==> flow/design.v <==
module PE (
    input              clk,
    input              CIM_en,
    input              STDW,  
    input              STDR,  
    input        [5:0] STD_A,  
    input        [3:0] weight_in,  
    input      [255:0] act_in,  
    output reg   [3:0] weight_out,  
    output reg  [13:0] PSUM  
);
reg  [255:0] weight;  
integer i;
always @(posedge clk) begin
    for (i = 0; i < 64; i = i+1) begin
        if (STDW && STD_A == i) begin  
            weight[4*i+3 -: 4] <= weight_in;
        end
    end
end
always@(*) begin
    weight_out = 4'b0;
    PSUM = 14'b0;
    if (STDW) begin  
    end
    else if (STDR) begin  
        weight_out = weight[4*STD_A+3 -: 4];
    end
    else begin  
        if (CIM_en) begin
            for (i = 0; i < 64; i = i+1) begin
                PSUM = PSUM + weight[4*i+3 -: 4] * act_in[4*i+3 -: 4];  
            end
        end
    end
end
endmodule
Wiki page: PE / tool data

* Tool chain data of PE *
Each step is given for the RTL above and for the edited RTL.
Lines under "before" count in the file above, lines under "after" in the edited file.
"difference" is "after" less "before", of the values as shown; "relative change" is that difference over "before", in percent.
The mark -- stands for no value.

set-up
  top module = PE
  clock = clk
  standard-cell library = sky130hd
  library corner = tt_025C_1v80

* The edit *
Unified diff, file above to edited file.
A script made this edit. It changes what the design does and was not meant as an optimisation.

begin of diff
@@ -14,5 +14,5 @@
 always @(posedge clk) begin
     for (i = 0; i < 64; i = i+1) begin
-        if (STDW && STD_A == i) begin  
+        begin  
             weight[4*i+3 -: 4] <= weight_in;
         end
end of diff

* Word level *
Source: Yosys, flattened and elaborated, memories not mapped. Widths are those after wreduce; folded enables and synchronous resets count as part of the registers. Registers that Yosys merges into a memory's read port (data or address) are not register bits. Print and check cells do not count. Equal cells are merged and count once.

cells by class
  what                           before  after  difference  relative change (%)
  add/sub/neg operators          66      66     0           0.00
  multiply operators             64      64     0           0.00
  equality and inequality tests  63      0      -63         -100.00
  shifts and indexed selects     1       1      0           0.00
  multiplexer cells              5       5      0           0.00
  reduce/logical cells           65      0      -65         -100.00

operator list
  operator                                                                before  after  difference  relative change (%)
  1-bit logical AND                                                       64      0      -64         -100.00
  6-bit equality test (second input constant)                             32      0      -32         -100.00
  6-bit by 5-bit equality test with 1-bit output (second input constant)  16      0      -16         -100.00
  6-bit by 4-bit equality test with 1-bit output (second input constant)  8       0      -8          -100.00
  6-bit by 3-bit equality test with 1-bit output (second input constant)  4       0      -4          -100.00
  6-bit by 2-bit equality test with 1-bit output (second input constant)  2       0      -2          -100.00
  6-bit by 1-bit equality test with 1-bit output (second input constant)  1       0      -1          -100.00
  6-bit logical NOT                                                       1       0      -1          -100.00

Unchanged operator kinds not shown: 14.

storage and ports
  what                         before  after  difference  relative change (%)
  flip-flop bits (word level)  256     256    0           0.00
  elaborated cells             328     137    -191        -58.23

* Depth *
Depth = most cells in a row (Yosys ltp): at word level without a register or memory, in the mapped netlist without a sequential cell, where the memories' decode and read muxes count.

depth
  what                       before  after  difference  relative change (%)
  depth in word-level cells  67      67     0           0.00
  ABC_AREA                   0       0      --          --
  mapped depth               31      32     +1          +3.23

* Mapped cells and area *
Yosys stat after the flow's synthesis: flattened, memories mapped to cells. It holds for the ABC_AREA given above (unset counts as 0); a run with the other value may have another netlist.

synthesis totals
  what                              before     after      difference  relative change (%)
  cell count                        4352       3929       -423        -9.72
  cell area after synthesis (mm^2)  0.0473179  0.0376937  -0.0096242  -20.34
  flip-flops                        256        4          -252        -98.44
  buffer cells                      33         113        +80         +242.42

cells by type
  cell                       before  after  difference  relative change (%)
  sky130_fd_sc_hd__edfxtp_1  256     0      -256        -100.00
  sky130_fd_sc_hd__clkbuf_1  13      92     +79         +607.69
  sky130_fd_sc_hd__nor2_1    79      5      -74         -93.67
  sky130_fd_sc_hd__mux4_2    48      0      -48         -100.00
  sky130_fd_sc_hd__a22oi_1   32      0      -32         -100.00
  sky130_fd_sc_hd__mux2i_1   34      5      -29         -85.29
  sky130_fd_sc_hd__nand2_1   317     301    -16         -5.05
  sky130_fd_sc_hd__a21oi_1   19      4      -15         -78.95
  sky130_fd_sc_hd__nand3_1   15      3      -12         -80.00
  sky130_fd_sc_hd__buf_6     8       0      -8          -100.00
  sky130_fd_sc_hd__buf_2     5       12     +7          +140.00
  sky130_fd_sc_hd__nor2b_1   7       1      -6          -85.71
  sky130_fd_sc_hd__a21o_1    7       2      -5          -71.43
  sky130_fd_sc_hd__buf_1     3       8      +5          +166.67
  sky130_fd_sc_hd__and4_1    4       0      -4          -100.00
  sky130_fd_sc_hd__or3_1     4       0      -4          -100.00
  sky130_fd_sc_hd__dfxtp_1   0       4      +4          --
  sky130_fd_sc_hd__and2_1    742     739    -3          -0.40

Unchanged cell types not shown: 5.
The list need not be complete.

* Path before layout *
OpenSTA on the mapped netlist: ideal clock, no wires. The path of least setup slack (recovery checks aside). Input and output delay are each 20% of the period. Register names are those of the netlist, which keeps one name where synthesis merged equal registers.

timing after synthesis
  what                           before             after              difference  relative change (%)
  path type                      input to output    input to output    --          --
  start                          input act_in[226]  input act_in[226]  --          --
  end                            output PSUM[11]    output PSUM[11]    --          --
  period (ns)                    20.0               20.0               0.0         0.00
  output delay (ns)              4.000              4.000              0.000       0.00
  time at the first pin (ns)     4.000              4.000              0.000       0.00
  data arrival time (ns)         12.645             12.464             -0.181      -1.43
  data required time (ns)        16.000             16.000             0.000       0.00
  path slack (ns)                3.355              3.536              +0.181      --
  path delay (ns)                8.645              8.464              -0.181      -2.09
  stages on the path             31                 30                 -1          -3.23
  synthesis period reached (ns)  16.645             16.464             -0.181      -1.09

"path delay" is the arrival time less input delay plus setup time.
At an output port there is no setup time.
"stages on the path": output pins that drive a net of the path, with the launching flip-flop's if there is one; two outputs of one cell count as two.
"synthesis period reached" = period - worst setup slack (recovery checks aside). The figure is calculated, with input and output delays left at 20% of the set period.
The rows between start and end are the longest chain of elaborated cells between them; the timing report does not say that the signal goes this way. Where chains are equally long, one stands for them.
Each line given opens the expression or statement behind the cell; cells for indexed reads and writes are added by Yosys, which also makes memories of some case tables.

on the way, after synthesis, before
  cell sequence = sky130_fd_sc_hd__and2_1 > sky130_fd_sc_hd__fa_1 > sky130_fd_sc_hd__inv_1 > sky130_fd_sc_hd__fa_1 > sky130_fd_sc_hd__inv_1 > sky130_fd_sc_hd__fa_1 > sky130_fd_sc_hd__inv_1 > sky130_fd_sc_hd__fa_1 > sky130_fd_sc_hd__inv_1 > sky130_fd_sc_hd__fa_1 > sky130_fd_sc_hd__fa_1 > sky130_fd_sc_hd__inv_1 > sky130_fd_sc_hd__fa_1 > sky130_fd_sc_hd__inv_1 > sky130_fd_sc_hd__fa_1 > sky130_fd_sc_hd__fa_1 > sky130_fd_sc_hd__inv_1 > sky130_fd_sc_hd__fa_1 > sky130_fd_sc_hd__inv_1 > sky130_fd_sc_hd__fa_1 > sky130_fd_sc_hd__inv_1 > sky130_fd_sc_hd__fa_1 > sky130_fd_sc_hd__inv_1 > sky130_fd_sc_hd__fa_1 > sky130_fd_sc_hd__ha_1 > sky130_fd_sc_hd__fa_1 > sky130_fd_sc_hd__a21o_1 > sky130_fd_sc_hd__a21o_1 > sky130_fd_sc_hd__a311oi_1 > sky130_fd_sc_hd__nor3_1 > sky130_fd_sc_hd__nor3b_1
  length of the longest elaborated chain = 12
  elaborated cells on any way between the ends = 12
  those cells by class = 8 x add/sub; 1 x mul; 3 x mux

RTL lines, path after synthesis, before
  what                                         RTL line  text
  start, declared                              8         input      [255:0] act_in,
  4-bit by 4-bit multiplier with 8-bit output  32        PSUM = PSUM + weight[4*i+3 -: 4] * act_in[4*i+3 -: 4];
  14-bit by 8-bit adder with 14-bit output x8  32
  14-bit two-way mux                           30        if (CIM_en) begin
  14-bit two-way mux                           26        else if (STDR) begin
  14-bit two-way mux                           24        if (STDW) begin
  end, declared                                10        output reg  [13:0] PSUM

on the way, after synthesis, after
  cell sequence = sky130_fd_sc_hd__and2_1 > sky130_fd_sc_hd__fa_1 > sky130_fd_sc_hd__inv_1 > sky130_fd_sc_hd__fa_1 > sky130_fd_sc_hd__inv_1 > sky130_fd_sc_hd__fa_1 > sky130_fd_sc_hd__inv_1 > sky130_fd_sc_hd__fa_1 > sky130_fd_sc_hd__inv_1 > sky130_fd_sc_hd__fa_1 > sky130_fd_sc_hd__fa_1 > sky130_fd_sc_hd__inv_1 > sky130_fd_sc_hd__fa_1 > sky130_fd_sc_hd__inv_1 > sky130_fd_sc_hd__fa_1 > sky130_fd_sc_hd__fa_1 > sky130_fd_sc_hd__inv_1 > sky130_fd_sc_hd__fa_1 > sky130_fd_sc_hd__inv_1 > sky130_fd_sc_hd__fa_1 > sky130_fd_sc_hd__inv_1 > sky130_fd_sc_hd__fa_1 > sky130_fd_sc_hd__inv_1 > sky130_fd_sc_hd__fa_1 > sky130_fd_sc_hd__ha_1 > sky130_fd_sc_hd__fa_1 > sky130_fd_sc_hd__a211oi_2 > sky130_fd_sc_hd__o21ai_1 > sky130_fd_sc_hd__a31oi_1 > sky130_fd_sc_hd__mux2i_1
  length of the longest elaborated chain = 12
  elaborated cells on any way between the ends = 12
  those cells by class = 8 x add/sub; 1 x mul; 3 x mux

RTL lines, path after synthesis, after
  what                                         RTL line  text
  start, declared                              8         input      [255:0] act_in,
  4-bit by 4-bit multiplier with 8-bit output  32        PSUM = PSUM + weight[4*i+3 -: 4] * act_in[4*i+3 -: 4];
  14-bit by 8-bit adder with 14-bit output x8  32
  14-bit two-way mux                           30        if (CIM_en) begin
  14-bit two-way mux                           26        else if (STDR) begin
  14-bit two-way mux                           24        if (STDW) begin
  end, declared                                10        output reg  [13:0] PSUM

* Worst path after layout *
Path of least setup slack in the final report of each run of pair 1 (OpenROAD, finished layout, wires in). Where an end is a register, its clock arrival counts in the times.

timing post-layout
  what                        before             after              difference  relative change (%)
  path type                   input to output    input to output    --          --
  start                       input act_in[117]  input act_in[252]  --          --
  end                         output PSUM[11]    output PSUM[13]    --          --
  period (ns)                 18.6               18.6               0.0         0.00
  output delay (ns)           3.72               3.72               0.00        0.00
  time at the first pin (ns)  3.72               3.72               0.00        0.00
  data arrival time (ns)      14.15              14.08              -0.07       -0.49
  data required time (ns)     14.88              14.88              0.00        0.00
  path slack (ns)             0.73               0.80               +0.07       --
  stages on the path          27                 31                 +4          +14.81

The rows between start and end are the longest chain of elaborated cells between them; the timing report does not say that the signal goes this way. Where chains are equally long, one stands for them.

on the way, post-layout, before
  cell sequence = sky130_fd_sc_hd__clkdlybuf4s50_1 > sky130_fd_sc_hd__and2_1 > sky130_fd_sc_hd__fa_1 > sky130_fd_sc_hd__inv_1 > sky130_fd_sc_hd__fa_1 > sky130_fd_sc_hd__fa_1 > sky130_fd_sc_hd__fa_1 > sky130_fd_sc_hd__fa_1 > sky130_fd_sc_hd__fa_1 > sky130_fd_sc_hd__fa_1 > sky130_fd_sc_hd__inv_1 > sky130_fd_sc_hd__fa_1 > sky130_fd_sc_hd__fa_1 > sky130_fd_sc_hd__fa_1 > sky130_fd_sc_hd__fa_1 > sky130_fd_sc_hd__inv_1 > sky130_fd_sc_hd__fa_1 > sky130_fd_sc_hd__inv_1 > sky130_fd_sc_hd__fa_1 > sky130_fd_sc_hd__ha_1 > sky130_fd_sc_hd__fa_1 > sky130_fd_sc_hd__a21o_1 > sky130_fd_sc_hd__a21o_1 > sky130_fd_sc_hd__a311oi_1 > sky130_fd_sc_hd__nor3_1 > sky130_fd_sc_hd__nor3b_1 > sky130_fd_sc_hd__clkdlybuf4s50_1
  length of the longest elaborated chain = 39
  elaborated cells on any way between the ends = 39
  those cells by class = 35 x add/sub; 1 x mul; 3 x mux

RTL lines, path post-layout, before
  what                                          RTL line  text
  start, declared                               8         input      [255:0] act_in,
  4-bit by 4-bit multiplier with 8-bit output   32        PSUM = PSUM + weight[4*i+3 -: 4] * act_in[4*i+3 -: 4];
  14-bit by 8-bit adder with 14-bit output x35  32
  14-bit two-way mux                            30        if (CIM_en) begin
  14-bit two-way mux                            26        else if (STDR) begin
  14-bit two-way mux                            24        if (STDW) begin
  end, declared                                 10        output reg  [13:0] PSUM

on the way, post-layout, after
  cell sequence = sky130_fd_sc_hd__clkdlybuf4s50_1 > sky130_fd_sc_hd__nand2_1 > sky130_fd_sc_hd__fa_1 > sky130_fd_sc_hd__inv_1 > sky130_fd_sc_hd__fa_1 > sky130_fd_sc_hd__fa_1 > sky130_fd_sc_hd__inv_1 > sky130_fd_sc_hd__fa_1 > sky130_fd_sc_hd__inv_1 > sky130_fd_sc_hd__fa_1 > sky130_fd_sc_hd__inv_1 > sky130_fd_sc_hd__fa_1 > sky130_fd_sc_hd__fa_1 > sky130_fd_sc_hd__inv_1 > sky130_fd_sc_hd__fa_1 > sky130_fd_sc_hd__fa_1 > sky130_fd_sc_hd__inv_1 > sky130_fd_sc_hd__fa_1 > sky130_fd_sc_hd__inv_1 > sky130_fd_sc_hd__fa_1 > sky130_fd_sc_hd__inv_1 > sky130_fd_sc_hd__fa_1 > sky130_fd_sc_hd__inv_1 > sky130_fd_sc_hd__fa_1 > sky130_fd_sc_hd__ha_1 > sky130_fd_sc_hd__fa_1 > sky130_fd_sc_hd__a211oi_2 > sky130_fd_sc_hd__o21bai_1 > sky130_fd_sc_hd__a21oi_1 > sky130_fd_sc_hd__mux2i_1 > sky130_fd_sc_hd__clkdlybuf4s50_1
  length of the longest elaborated chain = 5
  elaborated cells on any way between the ends = 5
  those cells by class = 1 x add/sub; 1 x mul; 3 x mux

RTL lines, path post-layout, after
  what                                         RTL line  text
  start, declared                              8         input      [255:0] act_in,
  4-bit by 4-bit multiplier with 8-bit output  32        PSUM = PSUM + weight[4*i+3 -: 4] * act_in[4*i+3 -: 4];
  14-bit by 8-bit adder with 14-bit output     32
  14-bit two-way mux                           30        if (CIM_en) begin
  14-bit two-way mux                           26        else if (STDR) begin
  14-bit two-way mux                           24        if (STDW) begin
  end, declared                                10        output reg  [13:0] PSUM

* Flow runs *
Both versions went through the flow (Yosys, OpenROAD) with the same settings in each pair. Constraints: input delay and output delay 20% of the set period each, output load 0.01 pF.

flow settings, pair 1
  period_ns = 18.6
  CAP_MARGIN = 20
  CORE_MARGIN = 2
  CORE_UTILIZATION = 40
  SLEW_MARGIN = 20

results, pair 1
  what                                       before     after      difference  relative change (%)
  Yosys chip area after synthesis (mm^2)     0.0473179  0.0376937  -0.0096242  -20.34
  area inside the die boundary (mm^2)        0.121062   0.0967055  -0.0243565  -20.12
  post-layout utilization (%)                45.2       44.9       -0.3        --
  worst setup slack after layout (ns)        0.728      0.797      +0.069      --
  worst hold slack in the final report (ns)  3.845      3.934      +0.089      --

flow settings, pair 2
  CAP_MARGIN = 20
  CORE_ASPECT_RATIO = 0.59
  CORE_UTILIZATION = 33
  MAX_ROUTING_LAYER = met4
  MIN_ROUTING_LAYER = met1
  PLACE_DENSITY_LB_ADDON = 0.08
  TNS_END_PERCENT = 5
  period_ns = 13.8
  CORE_MARGIN = 2
  SLEW_MARGIN = 20

results, pair 2
  what                                       before     after      difference  relative change (%)
  Yosys chip area after synthesis (mm^2)     0.0473179  0.0376937  -0.0096242  -20.34
  area inside the die boundary (mm^2)        0.14654    0.117038   -0.029502   -20.13
  post-layout utilization (%)                39.1       40.0       +0.9        --
  worst setup slack after layout (ns)        -1.274     -0.746     +0.528      --
  worst hold slack in the final report (ns)  2.693      2.963      +0.270      --
